==> flow/design.v <==
module ahb_slave_controller (
    input  wire        HCLK,         
    input  wire        HRESETn,      
    input  wire        HWRITE,       
    input  wire [1:0]  HTRANS,       
    input  wire        HSEL,         
    input  logic [31:0] HADDR,       
    input  logic [2:0]  HSIZE,       
    input  logic [2:0]  HBURST,      
    input  logic [3:0]  HPROT,       
    input  logic        HMASTLOCK,   
    input  logic [3:0]  HWSTRB,      
    input  logic [31:0] HWDATA,      
    output logic       HREADY,       
    output logic       HRESP,        
    output logic [31:0] HRDATA,      
    output logic [31:0] addr,        
    output logic [2:0]  size,        
    output logic [2:0]  burst,       
    output logic [3:0]  prot,        
    output logic        mastlock,    
    output logic [3:0]  strb,        
    output logic [31:0] write_data,  
    input  logic [31:0] read_data,   
    output logic        write_read,  
    output logic        transfer_valid,  
    input  logic        error_flag   
);
    logic trans_type_reg;
    logic addr_phase_valid;
    logic data_phase_valid;
    typedef enum logic [1:0] {
        IDLE = 2'b00,
        DATA_PHASE = 2'b01,
        ERROR = 2'b10
    } state_t;
    state_t state, next_state;
    assign addr_phase_valid = HSEL && (HTRANS == 2'b10 || HTRANS == 2'b11);
    assign data_phase_valid = (state == DATA_PHASE);
    always_ff @(posedge HCLK or negedge HRESETn) begin
        if (!HRESETn) begin
            trans_type_reg <= 1'b0;
            addr <= 32'b0;
            size <= 3'b0;
            burst <= 3'b0;
            prot <= 4'b0;
            mastlock <= 1'b0;
            strb <= 4'b0;
        end else begin
            if (addr_phase_valid && HREADY) begin
                trans_type_reg <= HWRITE;
                addr <= HADDR;
                size <= HSIZE;
                burst <= HBURST;
                prot <= HPROT;
                mastlock <= HMASTLOCK;
                strb <= HWSTRB;
            end
        end
    end
    assign write_data = HWDATA;
    assign HRDATA = read_data;
    always_ff @(posedge HCLK or negedge HRESETn) begin
        if (!HRESETn) begin
            state <= IDLE;
        end else begin
            state <= next_state;
        end
    end
    always_comb begin
        write_read = 1'b0;
        transfer_valid = 1'b0;
        HRESP = 1'b0;
        HREADY = 1'b1;
        next_state = state;
        case (state)
            IDLE: begin
                if (addr_phase_valid) begin
                    next_state = DATA_PHASE;
                    HREADY = 1'b1;  
                end
            end
            DATA_PHASE: begin
                write_read = trans_type_reg;  
                transfer_valid = 1'b1;        
                if (error_flag) begin
                    HRESP = 1'b1;            
                    next_state = ERROR;
                    HREADY = 1'b0;           
                end else if (addr_phase_valid) begin
                    next_state = DATA_PHASE;  
                    HREADY = 1'b1;
                end else begin
                    next_state = IDLE;       
                    HREADY = 1'b1;
                end
            end
            ERROR: begin
                HRESP = 1'b1;        
                HREADY = 1'b1;       
                if (addr_phase_valid)
                    next_state = DATA_PHASE;
                else
                    next_state = IDLE;
            end
            default: begin
                next_state = IDLE;
            end
        endcase
    end
endmodule
module ahb_slave_reg_file (
    input  logic        HCLK,         
    input  logic        HRESETn,      
    input  logic [31:0] addr,         
    input  logic [2:0]  size,         
    input  logic [2:0]  burst,        
    input  logic [3:0]  prot,         
    input  logic        mastlock,     
    input  logic [3:0]  strb,         
    input  logic [31:0] write_data,   
    output logic [31:0] read_data,    
    input  logic        write_read,      
    input  logic        transfer_valid,  
    output logic        error_flag,   
    output logic [31:0] tdr_o,        
    output logic [31:0] lcr_o,        
    output logic [31:0] ocr_o,        
    output logic [31:0] fcr_o,        
    output logic [31:0] ier_o,        
    output logic [31:0] hcr_o,        
    input  logic [31:0] rdr_i,        
    input  logic [31:0] lsr_i,        
    input  logic [31:0] iir_i         
);
    logic [31:0] addr_reg;
    logic [2:0]  size_reg;
    logic [3:0]  strb_reg;
    assign addr_reg = addr;
    assign size_reg = size;
    assign strb_reg = strb;
    typedef enum logic [11:0] {
        ADDR_TDR = 12'h000,
        ADDR_RDR = 12'h004,
        ADDR_LCR = 12'h008,
        ADDR_OCR = 12'h00C,
        ADDR_LSR = 12'h010,
        ADDR_FCR = 12'h014,
        ADDR_IER = 12'h018,
        ADDR_IIR = 12'h01C,
        ADDR_HCR = 12'h020
    } apb_addr_e;
    function automatic logic check_alignment(input logic [31:0] address, input logic [2:0] transfer_size);
        case (transfer_size)
            3'b000: check_alignment = 1'b1;                     
            3'b001: check_alignment = (address[0] == 1'b0);     
            3'b010: check_alignment = (address[1:0] == 2'b00);  
            default: check_alignment = 1'b0;                    
        endcase
    endfunction
    always_comb begin
        error_flag = 1'b0;
        if (transfer_valid) begin
            if (addr_reg[31:12] != 20'h0 || 
                (addr_reg[11:0] != ADDR_TDR && 
                 addr_reg[11:0] != ADDR_RDR && 
                 addr_reg[11:0] != ADDR_LCR && 
                 addr_reg[11:0] != ADDR_OCR && 
                 addr_reg[11:0] != ADDR_LSR && 
                 addr_reg[11:0] != ADDR_FCR && 
                 addr_reg[11:0] != ADDR_IER && 
                 addr_reg[11:0] != ADDR_IIR && 
                 addr_reg[11:0] != ADDR_HCR)) begin
                error_flag = 1'b1;
            end
            if (!check_alignment(addr_reg, size_reg)) begin
                error_flag = 1'b1;
            end
            if (size_reg > 3'b010) begin  
                error_flag = 1'b1;
            end
            if (write_read && (addr_reg[11:0] == ADDR_RDR || 
                              addr_reg[11:0] == ADDR_LSR || 
                              addr_reg[11:0] == ADDR_IIR)) begin
                error_flag = 1'b1;
            end
        end
    end
    always_ff @(posedge HCLK or negedge HRESETn) begin
        if (!HRESETn) begin
            tdr_o <= 32'b0;
            lcr_o <= 32'b0;
            ocr_o <= 32'b0;
            fcr_o <= 32'b0;
            ier_o <= 32'b0;
            hcr_o <= 32'b0;
        end else if (write_read && !error_flag && transfer_valid) begin
            unique case (addr_reg[11:0])
                ADDR_TDR: begin
                    if (strb_reg[0]) tdr_o[7:0]   <= write_data[7:0];
                    if (strb_reg[1]) tdr_o[15:8]  <= write_data[15:8];
                    if (strb_reg[2]) tdr_o[23:16] <= write_data[23:16];
                    if (strb_reg[3]) tdr_o[31:24] <= write_data[31:24];
                end
                ADDR_LCR: begin
                    if (strb_reg[0]) lcr_o[7:0]   <= write_data[7:0];
                    if (strb_reg[1]) lcr_o[15:8]  <= write_data[15:8];
                    if (strb_reg[2]) lcr_o[23:16] <= write_data[23:16];
                    if (strb_reg[3]) lcr_o[31:24] <= write_data[31:24];
                end
                ADDR_OCR: begin
                    if (strb_reg[0]) ocr_o[7:0]   <= write_data[7:0];
                    if (strb_reg[1]) ocr_o[15:8]  <= write_data[15:8];
                    if (strb_reg[2]) ocr_o[23:16] <= write_data[23:16];
                    if (strb_reg[3]) ocr_o[31:24] <= write_data[31:24];
                end
                ADDR_FCR: begin
                    if (strb_reg[0]) fcr_o[7:0]   <= write_data[7:0];
                    if (strb_reg[1]) fcr_o[15:8]  <= write_data[15:8];
                    if (strb_reg[2]) fcr_o[23:16] <= write_data[23:16];
                    if (strb_reg[3]) fcr_o[31:24] <= write_data[31:24];
                end
                ADDR_IER: begin
                    if (strb_reg[0]) ier_o[7:0]   <= write_data[7:0];
                    if (strb_reg[1]) ier_o[15:8]  <= write_data[15:8];
                    if (strb_reg[2]) ier_o[23:16] <= write_data[23:16];
                    if (strb_reg[3]) ier_o[31:24] <= write_data[31:24];
                end
                ADDR_HCR: begin
                    if (strb_reg[0]) hcr_o[7:0]   <= write_data[7:0];
                    if (strb_reg[1]) hcr_o[15:8]  <= write_data[15:8];
                    if (strb_reg[2]) hcr_o[23:16] <= write_data[23:16];
                    if (strb_reg[3]) hcr_o[31:24] <= write_data[31:24];
                end
                default: ;  
            endcase
        end
    end
    always_comb begin
        read_data = 32'b0;
        if (!write_read && !error_flag && transfer_valid) begin
            unique case (addr_reg[11:0])
                ADDR_TDR: read_data = tdr_o;
                ADDR_RDR: read_data = rdr_i;
                ADDR_LCR: read_data = lcr_o;
                ADDR_OCR: read_data = ocr_o;
                ADDR_LSR: read_data = lsr_i;
                ADDR_FCR: read_data = fcr_o;
                ADDR_IER: read_data = ier_o;
                ADDR_IIR: read_data = iir_i;
                ADDR_HCR: read_data = hcr_o;
                default: read_data = 32'b0;
            endcase
        end
    end
endmodule
module ahb_slave (
    input  wire        HCLK,         
    input  wire        HRESETn,      
    input  wire [31:0] HADDR,        
    input  wire        HWRITE,       
    input  wire [2:0]  HSIZE,        
    input  wire [2:0]  HBURST,       
    input  wire [3:0]  HPROT,        
    input  wire [1:0]  HTRANS,       
    input  wire        HMASTLOCK,    
    input  wire        HSEL,         
    input  wire [31:0] HWDATA,       
    output wire [31:0] HRDATA,       
    output wire        HREADY,       
    output wire        HRESP,        
    input  wire [3:0]  HWSTRB,       
    output wire [31:0] tdr_o,        
    output wire [31:0] lcr_o,        
    output wire [31:0] ocr_o,        
    output wire [31:0] fcr_o,        
    output wire [31:0] ier_o,        
    output wire [31:0] hcr_o,        
    input  wire [31:0] rdr_i,        
    input  wire [31:0] lsr_i,        
    input  wire [31:0] iir_i         
);
    logic        write_read;      
    logic        error_flag;      
    logic        transfer_valid;  
    logic [31:0] addr;            
    logic [2:0]  size;            
    logic [2:0]  burst;           
    logic [3:0]  prot;            
    logic        mastlock;        
    logic [3:0]  strb;            
    logic [31:0] write_data;      
    logic [31:0] read_data;       
    ahb_slave_controller u_controller (
        .HCLK(HCLK),
        .HRESETn(HRESETn),
        .HWRITE(HWRITE),
        .HTRANS(HTRANS),
        .HSEL(HSEL),
        .HADDR(HADDR),
        .HSIZE(HSIZE),
        .HBURST(HBURST),
        .HPROT(HPROT),
        .HMASTLOCK(HMASTLOCK),
        .HWSTRB(HWSTRB),
        .HWDATA(HWDATA),
        .HREADY(HREADY),
        .HRESP(HRESP),
        .HRDATA(HRDATA),
        .addr(addr),
        .size(size),
        .burst(burst),
        .prot(prot),
        .mastlock(mastlock),
        .strb(strb),
        .write_data(write_data),
        .read_data(read_data),
        .write_read(write_read),
        .transfer_valid(transfer_valid),
        .error_flag(error_flag)
    );
    ahb_slave_reg_file u_reg_file (
        .HCLK(HCLK),
        .HRESETn(HRESETn),
        .addr(addr),
        .size(size),
        .burst(burst),
        .prot(prot),
        .mastlock(mastlock),
        .strb(strb),
        .write_data(write_data),
        .read_data(read_data),
        .write_read(write_read),
        .transfer_valid(transfer_valid),
        .error_flag(error_flag),
        .tdr_o(tdr_o),
        .lcr_o(lcr_o),
        .ocr_o(ocr_o),
        .fcr_o(fcr_o),
        .ier_o(ier_o),
        .hcr_o(hcr_o),
        .rdr_i(rdr_i),
        .lsr_i(lsr_i),
        .iir_i(iir_i)
    );
endmodule
======== Step by step through the tools: ahb_slave ========
What the tools print for ahb_slave, step after step.
Line numbers count from 1 in the design file above.
Operators: Yosys type, input widths -> output width; for muxes data width and select width s.
The mark -- stands for no value.
set-up
  top module .............................. ahb_slave
  clock port .............................. HCLK
  standard-cell library ................... sky130hd
  library corner .......................... tt_025C_1v80

======== Word level ========
Yosys after proc, flatten, opt, wreduce and memory -nomap, before mapping. Memory bits, and registers merged into a memory's read port (data or address), are not among the register bits. Print and check cells are not counted. Equal cells are merged and count once.
bit counts
  bits in registers ....................... 234
  latch bits .............................. 0
  RAM bits ................................ 0
  bits in read-only memories .............. 0
  clocked read ports x word width ......... 0
  memories ................................ 0
  input bits .............................. 181
  output and inout port bits .............. 226
  elaborated cells ........................ 124
operators by class
  $add $sub $neg .......................... 0
  $mul .................................... 0
  divide/modulo/power cells ............... 0
  magnitude comparators ................... 1
  equality and inequality tests ........... 23
  shifts and indexed selects .............. 0
  muxes and demuxes ....................... 19
  bitwise logic cells ..................... 1
  reductions and logical operators ........ 51
operators with widths
  cell                 count
  $pmux 32 s9          1
  $reduce_and 3->1     24
  $eq 12x5->1 const B  4
  $ne 12x5->1 const B  4
  $mux 32              1
  $eq 12x4->1 const B  2
  $ne 12x4->1 const B  2
  $reduce_bool 20->1   1
  $logic_and 1x1->1    15
  $eq 12x3->1 const B  1
  $ne 12x3->1 const B  1
  $eq 12x6->1 const B  1
  $ne 12x6->1 const B  1
  $logic_not 12->1     1
  $reduce_bool 12->1   1
  $mux 1               12
  $eq 2x2->1 const B   3
  $pmux 2 s3           1
  $logic_or 1x1->1     4
  $logic_not 2->1      2
  $mux 2               2
  $eq 3x1->1 const B   1
  $gt 3x2->1 const B   1
  $eq 3x2->1 const B   1
  $logic_not 3->1      1
  $pmux 1 s3           1
  $logic_not 1->1      2
  $eq 2x1->1 const B   1
Not listed: further kinds 3, cells in them 3.

======== Longest topological paths ========
Depth = most cells in a row (Yosys ltp): at word level without a register or memory, in the mapped netlist without a sequential cell, where the memories' decode and read muxes count.
depth
  word-level depth ........................ 19
  ABC_AREA ................................ 1
  depth in mapped cells ................... 15
  depth with buffers taken out ............ 13

======== Netlist ========
The flow's flattened synthesis, as Yosys stat reports it; memories are mapped. The netlist is that of the ABC_AREA named above (0 if unset); the other value can give another one.
Totals and module areas in this step are rounded.
mapped netlist
  cells in the netlist .................... 1647
  cell area after synthesis ............... 12100 um^2
  sequential area ......................... 5880 um^2
  mapped flip-flops ....................... 235
  buffers ................................. 83
cell types
  cell                       count
  sky130_fd_sc_hd__dfrtp_1   234
  sky130_fd_sc_hd__nand2_1   697
  sky130_fd_sc_hd__nand3_1   328
  sky130_fd_sc_hd__nor2_1    121
  sky130_fd_sc_hd__nand4_1   48
  sky130_fd_sc_hd__a21oi_1   46
  sky130_fd_sc_hd__clkbuf_1  38
  sky130_fd_sc_hd__nand4_2   10
  sky130_fd_sc_hd__inv_1     30
  sky130_fd_sc_hd__buf_6     9
  sky130_fd_sc_hd__buf_2     20
  sky130_fd_sc_hd__buf_4     11
  sky130_fd_sc_hd__and3_1    9
  sky130_fd_sc_hd__o22ai_1   5
  sky130_fd_sc_hd__inv_2     8
  sky130_fd_sc_hd__o21ai_0   6
  sky130_fd_sc_hd__dfstp_2   1
  sky130_fd_sc_hd__nor2_4    2
Other cell types: 10; their cells: 24.

======== Worst setup path after synthesis ========
OpenSTA on the mapped netlist: ideal clock, no wires. The path of least setup slack (recovery checks aside). Input and output delay are each 20% of the period. Register names are those of the netlist, which keeps one name where synthesis merged equal registers.
timing after synthesis
  kind .................................... register -> output
  start point ............................. reg u_controller.addr[3]
  end point ............................... out HRDATA[10]
  clock period ............................ 5.0 ns
  time at the first pin ................... 0.000 ns
  data arrival time ....................... 1.913 ns
  data required time ...................... 4.000 ns
  setup slack ............................. 2.087 ns
  path delay .............................. 1.913 ns
  driving pins on the path ................ 15
  buffers on the path ..................... 3
  period reached after synthesis .......... 2.913 ns
"path delay" is the arrival time less input delay plus setup time.
A path that ends at an output port has no setup time.
"driving pins on the path": output pins that drive a net of the path, with the launching flip-flop's if there is one; two outputs of one cell count as two.
"period reached after synthesis" = period - worst setup slack (recovery checks aside). The figure is calculated, with input and output delays left at 20% of the set period.
The rows between start and end are the longest chain of elaborated cells between them; the timing report does not say that the signal goes this way. Where chains are equally long, one stands for them.
A line is the first line of the expression or statement that the cell stems from. Yosys adds cells for indexed reads and writes and turns some case tables into memories.
on the way, after synthesis
  path through ............................ sky130_fd_sc_hd__dfrtp_1 > sky130_fd_sc_hd__buf_2 > sky130_fd_sc_hd__inv_2 > sky130_fd_sc_hd__nand2_1 > sky130_fd_sc_hd__nor2_1 > sky130_fd_sc_hd__buf_6 > sky130_fd_sc_hd__o21ai_1 > sky130_fd_sc_hd__nand2_1 > sky130_fd_sc_hd__inv_1 > sky130_fd_sc_hd__nand3_2 > sky130_fd_sc_hd__nand2_2 > sky130_fd_sc_hd__nand2_2 > sky130_fd_sc_hd__nand3_1 > sky130_fd_sc_hd__buf_2 > sky130_fd_sc_hd__nor2_1
  cells in the longest elaborated chain ... 19
ends and longest elaborated chain, after synthesis
  what                  line  text
  from (decl)           17    output logic [31:0] addr,
  from (assign)         43    addr <= 32'b0;
  from (assign)         52    addr <= HADDR;
  $reduce_bool 12->1    165   (addr_reg[11:0] != ADDR_TDR &&
  $logic_and 1x1->1 x8  165
  $logic_or 1x1->1      164   if (addr_reg[31:12] != 20'h0 ||
  $mux 1                164
  $mux 1                176   if (!check_alignment(addr_reg, size_reg)) begin
  $mux 1                179   if (size_reg > 3'b010) begin
  $mux 1                182   if (write_read && (addr_reg[11:0] == ADDR_RDR ||
  $mux 1                163   if (transfer_valid) begin
  $logic_not 1->1       241   if (!write_read && !error_flag && transfer_valid) begin
  $logic_and 1x1->1 x2  241
  $mux 32               241
  to (decl)             269   output wire [31:0] HRDATA,

======== Timing after layout ========
From the final timing report of run 1: the path of least setup slack in the routed layout; clock arrival at registers is part of the times.
timing post-layout
  kind .................................... register -> output
  start point ............................. reg u_controller.addr[3]
  end point ............................... out HRDATA[0]
  clock period ............................ 5.45 ns
  time at the first pin ................... 0.60 ns
  data arrival time ....................... 4.11 ns
  data required time ...................... 4.36 ns
  setup slack ............................. 0.25 ns
  driving pins on the path ................ 14
  buffers on the path ..................... 4
The rows between start and end are the longest chain of elaborated cells between them; the timing report does not say that the signal goes this way. Where chains are equally long, one stands for them.
on the way, post-layout
  path through ............................ sky130_fd_sc_hd__dfrtp_1 > sky130_fd_sc_hd__buf_2 > sky130_fd_sc_hd__inv_2 > sky130_fd_sc_hd__nand2_1 > sky130_fd_sc_hd__nor2_1 > sky130_fd_sc_hd__buf_6 > sky130_fd_sc_hd__nand2_1 > sky130_fd_sc_hd__clkbuf_2 > sky130_fd_sc_hd__o21ai_0 > sky130_fd_sc_hd__a21oi_1 > sky130_fd_sc_hd__nand2_1 > sky130_fd_sc_hd__nor2_1 > sky130_fd_sc_hd__nor2_1 > sky130_fd_sc_hd__clkdlybuf4s50_1
  cells in the longest elaborated chain ... 19
ends and longest elaborated chain, post-layout
  what                  line  text
  from (decl)           17    output logic [31:0] addr,
  from (assign)         43    addr <= 32'b0;
  from (assign)         52    addr <= HADDR;
  $reduce_bool 12->1    165   (addr_reg[11:0] != ADDR_TDR &&
  $logic_and 1x1->1 x8  165
  $logic_or 1x1->1      164   if (addr_reg[31:12] != 20'h0 ||
  $mux 1                164
  $mux 1                176   if (!check_alignment(addr_reg, size_reg)) begin
  $mux 1                179   if (size_reg > 3'b010) begin
  $mux 1                182   if (write_read && (addr_reg[11:0] == ADDR_RDR ||
  $mux 1                163   if (transfer_valid) begin
  $logic_not 1->1       241   if (!write_read && !error_flag && transfer_valid) begin
  $logic_and 1x1->1 x2  241
  $mux 32               241
  to (decl)             269   output wire [31:0] HRDATA,

FLOW RESULTS
============

Measured data: module ahb_slave, platform sky130hd, 5 stored runs of the flow under differing settings, order arbitrary. Input and output delays are each 20% of the period that was set; the output load is 0.01 pF.
"clock period reached" is the run's clock period less its worst setup slack. It is reckoned from that one timing run; input and output delays stay at 20% of the period that was set.
"worst setup path time": the worst setup path's part of the clock period (all of it between registers, 20% less for each end at a port) less its slack. A launch clock that arrives late makes it longer, a capture clock that arrives late makes it shorter.
"total power of the final layout" rests on the timing tool's default activity at the inputs, not on a simulated workload.
Results are given in rounded form.

---- run 1 ----
settings
  ABC_AREA = 1
  CELL_PAD_IN_SITES_DETAIL_PLACEMENT = 1
  CORE_ASPECT_RATIO = 0.58
  CORE_MARGIN = 10
  CORE_UTILIZATION = 15
  CTS_CLUSTER_DIAMETER = 236
  CTS_CLUSTER_SIZE = 74
  GPL_ROUTABILITY_DRIVEN = 0
  GPL_TIMING_DRIVEN = 0
  MAX_ROUTING_LAYER = met5
  PLACE_DENSITY_LB_ADDON = 0.03
  SETUP_SLACK_MARGIN = 0.05
  SLEW_MARGIN = 25
  period_ns = 5.45
  CAP_MARGIN = 20
results
  setup slack of the worst path ........... 0.255 ns
  utilization after routing ............... 0.224
  area of the die ......................... 92800 um^2
  total power of the final layout ......... 3.46 mW
  clock period reached .................... 5.195 ns
  setup total negative slack .............. 0.000 ns
  worst setup path time ................... 4.11 ns
  worst path kind ......................... register -> output
  standard-cell area of the final layout .. 18000 um^2
  synthesized cell area ................... 12100 um^2

---- run 2 ----
settings
  CELL_PAD_IN_SITES_GLOBAL_PLACEMENT = 2
  CORE_UTILIZATION = 62
  CTS_CLUSTER_SIZE = 81
  PLACE_DENSITY_LB_ADDON = 0.07
  SETUP_SLACK_MARGIN = 2.13
  SLEW_MARGIN = 20
  period_ns = 8.14
  CAP_MARGIN = 20
  CORE_MARGIN = 2
results
  unfinished; error FLW-0024 in placement

---- run 3 ----
settings
  CORE_UTILIZATION = 40
  period_ns = 3.25
  CAP_MARGIN = 20
  CORE_MARGIN = 2
  SLEW_MARGIN = 20
results
  setup slack of the worst path ........... -0.351 ns
  utilization after routing ............... 0.607
  area of the die ......................... 33200 um^2
  total power of the final layout ......... 8.32 mW
  clock period reached .................... 3.601 ns
  setup total negative slack .............. -9.69 ns
  worst setup path time ................... 2.95 ns
  worst path kind ......................... register -> output
  standard-cell area of the final layout .. 19000 um^2
  synthesized cell area ................... 12700 um^2

---- run 4 ----
settings
  CORE_ASPECT_RATIO = 1.68
  CORE_UTILIZATION = 39
  GPL_TIMING_DRIVEN = 0
  MIN_ROUTING_LAYER = met1
  SLEW_MARGIN = 35
  period_ns = 4.53
  CAP_MARGIN = 20
  CORE_MARGIN = 2
results
  setup slack of the worst path ........... 0.042 ns
  utilization after routing ............... 0.578
  area of the die ......................... 34100 um^2
  total power of the final layout ......... 5.85 mW
  clock period reached .................... 4.488 ns
  setup total negative slack .............. 0.000 ns
  worst setup path time ................... 3.58 ns
  worst path kind ......................... register -> output
  standard-cell area of the final layout .. 18500 um^2
  synthesized cell area ................... 12700 um^2

---- run 5 ----
settings
  ABC_AREA = 1
  CELL_PAD_IN_SITES_DETAIL_PLACEMENT = 2
  CORE_ASPECT_RATIO = 0.58
  CORE_MARGIN = 4
  CORE_UTILIZATION = 44
  CTS_CLUSTER_DIAMETER = 176
  CTS_CLUSTER_SIZE = 53
  MIN_ROUTING_LAYER = met2
  PLACE_DENSITY_LB_ADDON = 0.27
  SETUP_SLACK_MARGIN = 0.65
  SLEW_MARGIN = 10
  period_ns = 2.72
  CAP_MARGIN = 20
results
  unfinished; error DPL-0033 in placement
